==> flow/design.v <==
module mult_unsigned #(
		parameter WIDTHA = 16,
		parameter WIDTHB = 24,
		parameter PIPELINE_DEPTH = 4
)
(
	input clk,rst,
	input [WIDTHA -1 :0] A,
	input [WIDTHB -1 :0] B,
	output [WIDTHA + WIDTHB - 1:0] result
);
reg [WIDTHA -1 :0] rA;
reg [WIDTHB -1 :0] rB;
reg [WIDTHA + WIDTHB - 1:0] M [PIPELINE_DEPTH-1:0];
integer i;
always @(posedge clk or posedge rst)
begin
	if (rst) begin
		rA <= 0;
		rB <= 0;
		for (i=0; i<PIPELINE_DEPTH; i=i+1)
		  M[i] <=0;
		end
	else
	begin
		rA <= A;
		rB <= B;
		M[0] <= rA * rB;
		for (i=0; i<PIPELINE_DEPTH-1; i=i+1)
			M[i+1] <= M[i];
	end
end
assign result = M[PIPELINE_DEPTH-1];
endmodule
==> From RTL to reports: mult_unsigned <==
Tool output for the design above, in the order of the flow.
Line numbers count from 1 in the design file above.
Operators: Yosys type, input widths -> output width; for muxes data width and select width s.
Cell names lack the library's common part.
{ "setup": {"top_module": "mult_unsigned", "clock_port": "clk", "cell_library": "sky130hd", "corner": "tt_025C_1v80"} }

==> After elaboration <==
Counts by Yosys on the flattened word-level netlist (proc, flatten, opt, wreduce). Print and check cells are left out. Cells with the same type and inputs are merged into one.
{ "classes": {"mul": 1} }
{ "op_table": {"columns": ["op", "count"], "rows": [
  ["$mul 16x24->40", 1]
]} }
{ "bits": {"inputBits": 42, "output_inout_bits": 40, "ff_bits": 200, "word_cells": 7} }

==> Logic depth <==
Depth = most cells in a row (Yosys ltp): at word level without a register or memory, in the mapped netlist without a sequential cell, where the memories' decode and read muxes count.
{ "depth": {"depth_word": 1, "ABC_AREA": 0, "depth_mapped": 23, "depth_no_buf": 22} }

==> After synthesis <==
Yosys stat after the flow's synthesis: flattened, memories mapped to cells. It holds for the ABC_AREA given above (unset counts as 0); a run with the other value may have another netlist.
The area totals of this step are shown rounded.
{ "synth_totals": {"mapped_cells": 1655, "buffers": 66, "ffs": 200, "area_um2": 17550, "seqArea_um2": 5005} }
{ "by_type": {"columns": ["cell", "count", "type_area_um2"], "rows": [
  ["fa_1", 306, 6.13E+03],
  ["dfrtp_1", 200, 5004.8],
  ["ha_1", 112, 1.4E+03],
  ["inv_1", 353, 1.33E+03],
  ["and2_1", 176, 1.1E+03],
  ["nand2_1", 232, 870.835],
  ["clkbuf_1", 59, 221.462],
  ["xnor2_1", 24, 210.202],
  ["a21oi_1", 39, 195.187],
  ["a21o_1", 22, 165.158],
  ["xor2_1", 12, 105.101],
  ["nor2_1", 20, 75.072],
  ["o21ai_0", 12, 60.058],
  ["nand3_1", 10, 50.048],
  ["nand4_1", 5, 31.28],
  ["nor2b_1", 5, 31.28],
  ["o21bai_1", 4, 30.029],
  ["a211o_1", 3, 26.275]
]} }
Not listed: further types 37, cells in them 61.

==> Timing after synthesis <==
Source: OpenSTA report_checks on the synthesized netlist (no wires, ideal clock, input and output delay 20% of the period each), path of least setup slack; recovery checks are left aside. Register names are those of the netlist, which keeps one name where synthesis merged equal registers.
{ "synth_timing": {"path_type": "register to register", "startpoint": "register rB[14]", "endpoint": "register M[0][39]", "driving_pins": 24, "required_time_ns": 7.880, "n_path_buf": 2, "setup_ns": 0.120, "tclk_ns": 8.0, "arrival_time_ns": 5.622, "slack_ns": 2.257, "delay_ns": 5.742, "launch_ns": 0.000, "synth_period_reached_ns": 5.743} }
"delay_ns" = arrival - input delay + setup time.
"driving_pins": output pins that drive a net of the path, with the launching flip-flop's if there is one; two outputs of one cell count as two.
"synth_period_reached_ns" = period - worst setup slack (recovery checks aside). The figure is calculated, with input and output delays left at 20% of the set period.
The rows between start and end are the longest chain of elaborated cells between them; the timing report does not say that the signal goes this way. Where chains are equally long, one stands for them.
Each line given opens the expression or statement behind the cell; cells for indexed reads and writes are added by Yosys, which also makes memories of some case tables.
{ "synth_via": {"path_cell_list": "dfrtp_1 -> clkbuf_1 -> nand2_1 -> fa_1 -> inv_1 -> fa_1 -> inv_1 -> fa_1 -> inv_1 -> fa_1 -> fa_1 -> inv_1 -> fa_1 -> inv_1 -> ha_1 -> buf_2 -> a21oi_1 -> nand2_1 -> a21oi_1 -> o21ai_1 -> o21ai_2 -> o211ai_4 -> o21a_1 -> o211a_1", "elab_chain_len": 1, "cone_cells": 1, "cone_lines": 1, "classes_between": "mul: 1"} }
{ "synth_lines": {"columns": ["element", "line", "text"], "rows": [
  ["start: declaration", 13, "reg [WIDTHB -1 :0] rB;"],
  ["start: assignment", 20, "rB <= 0;"],
  ["start: assignment", 27, "rB <= B;"],
  ["$mul 16x24->40", 28, "M[0] <= rA * rB;"],
  ["end: assignment", 22, "M[i] <=0;"],
  ["end: assignment", 28, null],
  ["end: declaration", 14, "reg [WIDTHA + WIDTHB - 1:0] M [PIPELINE_DEPTH-1:0];"]
]} }

==> Timing after layout <==
From the final timing report of stored run 1: the path of least setup slack in the routed layout; clock arrival at registers is part of the times.
{ "layout_timing": {"path_type": "register to register", "startpoint": "register rA[6]", "endpoint": "register M[0][36]", "tclk_ns": 5.15, "required_time_ns": 5.50, "setup_ns": 0.12, "n_path_buf": 2, "launch_ns": 0.46, "arrival_time_ns": 6.47, "slack_ns": -0.97, "driving_pins": 20} }
The rows between start and end are the longest chain of elaborated cells between them; the timing report does not say that the signal goes this way. Where chains are equally long, one stands for them.
{ "layout_via": {"path_cell_list": "dfrtp_4 -> clkbuf_16 -> buf_12 -> and2_4 -> fa_1 -> inv_1 -> fa_1 -> fa_1 -> fa_1 -> inv_2 -> fa_2 -> fa_1 -> ha_4 -> a21oi_2 -> inv_1 -> o311ai_4 -> nand4b_1 -> a31oi_4 -> o41ai_2 -> xor2_1", "elab_chain_len": 1, "cone_cells": 1, "cone_lines": 1, "classes_between": "mul: 1"} }
{ "layout_lines": {"columns": ["element", "line", "text"], "rows": [
  ["start: declaration", 12, "reg [WIDTHA -1 :0] rA;"],
  ["start: assignment", 19, "rA <= 0;"],
  ["start: assignment", 26, "rA <= A;"],
  ["$mul 16x24->40", 28, "M[0] <= rA * rB;"],
  ["end: assignment", 22, "M[i] <=0;"],
  ["end: assignment", 28, null],
  ["end: declaration", 14, "reg [WIDTHA + WIDTHB - 1:0] M [PIPELINE_DEPTH-1:0];"]
]} }

# Flow runs of mult_unsigned

Stored flow runs of mult_unsigned (5 of them; Yosys, OpenROAD, sky130hd). They differ in their settings and are not a sequence. Constraints: input delay and output delay 20% of the set period each, output load 0.01 pF.
By "timing.achieved_period_ns" is meant the clock period of the run minus its worst setup slack. This is arithmetic on one report: input and output delays are still those of the set period (20% each).
"worst_path_allowed_less_slack_ns": the worst setup path's part of the clock period (all of it between registers, 20% less for each end at a port) less its slack. A launch clock that arrives late makes it longer, a capture clock that arrives late makes it shorter.
Measured values are rounded.
[
  {
    "run": "stored run 1",
    "settings": { "ABC_AREA": 0, "CELL_PAD_IN_SITES_GLOBAL_PLACEMENT": 3, "CORE_ASPECT_RATIO": 0.66, "CORE_MARGIN": 5, "CORE_UTILIZATION": 33, "CTS_CLUSTER_DIAMETER": 374, "CTS_CLUSTER_SIZE": 66, "GPL_TIMING_DRIVEN": 0, "HOLD_SLACK_MARGIN": 0.15, "MAX_ROUTING_LAYER": "met4", "MIN_ROUTING_LAYER": "met1", "PLACE_DENSITY_LB_ADDON": 0.15, "SETUP_SLACK_MARGIN": 0.09, "SLEW_MARGIN": 5, "TNS_END_PERCENT": 80, "period_ns": 5.15, "CAP_MARGIN": 20 },
    "results": { "synthesis_area_um2": 17550, "setupTns_ns": -19.25, "finish.stdcell_area_um2": 21870, "timing.setup.ws_ns": -0.974, "worst_path_allowed_less_slack_ns": 6.12, "worst_setup_path_type": "register to register", "timing.achieved_period_ns": 6.124, "design_die_area_um2": 57990, "layout_utilization_pct": 41.7, "hold_ws_ns": 0.338 }
  },
  {
    "run": "stored run 2",
    "settings": { "ABC_AREA": 1, "CAP_MARGIN": 35, "CORE_ASPECT_RATIO": 0.56, "CORE_MARGIN": 7, "CORE_UTILIZATION": 58, "CTS_CLUSTER_SIZE": 93, "GPL_TIMING_DRIVEN": 0, "HOLD_SLACK_MARGIN": 0.11, "SLEW_MARGIN": 30, "TNS_END_PERCENT": 20, "period_ns": 7.19 },
    "results": { "synthesis_area_um2": 18440, "setupTns_ns": 0.000, "finish.stdcell_area_um2": 20450, "timing.setup.ws_ns": 0.480, "worst_path_allowed_less_slack_ns": 6.71, "worst_setup_path_type": "register to register", "timing.achieved_period_ns": 6.710, "design_die_area_um2": 37190, "layout_utilization_pct": 65.9, "hold_ws_ns": 0.346 }
  },
  {
    "run": "stored run 3",
    "settings": { "ABC_AREA": 1, "CAP_MARGIN": 35, "CORE_UTILIZATION": 58, "CTS_CLUSTER_SIZE": 93, "HOLD_SLACK_MARGIN": 0.11, "SLEW_MARGIN": 30, "TNS_END_PERCENT": 20, "period_ns": 7.07, "CORE_MARGIN": 2 },
    "results": { "synthesis_area_um2": 18440, "setupTns_ns": 0.000, "finish.stdcell_area_um2": 20240, "timing.setup.ws_ns": 1.174, "worst_path_allowed_less_slack_ns": 5.90, "worst_setup_path_type": "register to register", "timing.achieved_period_ns": 5.896, "design_die_area_um2": 33240, "layout_utilization_pct": 64.5, "hold_ws_ns": 0.343 }
  },
  {
    "run": "stored run 4",
    "settings": { "period_ns": 8.0, "CAP_MARGIN": 20, "CORE_MARGIN": 2, "CORE_UTILIZATION": 40, "SLEW_MARGIN": 20 },
    "results": { "synthesis_area_um2": 17550, "setupTns_ns": 0.000, "finish.stdcell_area_um2": 19480, "timing.setup.ws_ns": 1.483, "worst_path_allowed_less_slack_ns": 6.52, "worst_setup_path_type": "register to register", "timing.achieved_period_ns": 6.517, "design_die_area_um2": 45570, "layout_utilization_pct": 45.1, "hold_ws_ns": 0.343 }
  },
  {
    "run": "stored run 5",
    "settings": { "ABC_AREA": 1, "CAP_MARGIN": 35, "CELL_PAD_IN_SITES_DETAIL_PLACEMENT": 2, "CORE_ASPECT_RATIO": 1.78, "CORE_MARGIN": 7, "CORE_UTILIZATION": 58, "CTS_CLUSTER_SIZE": 71, "GPL_TIMING_DRIVEN": 0, "HOLD_SLACK_MARGIN": 0.11, "SLEW_MARGIN": 30, "TNS_END_PERCENT": 20, "period_ns": 7.19 },
    "outcome": "unfinished; error DPL-0033 in placement"
  }
]
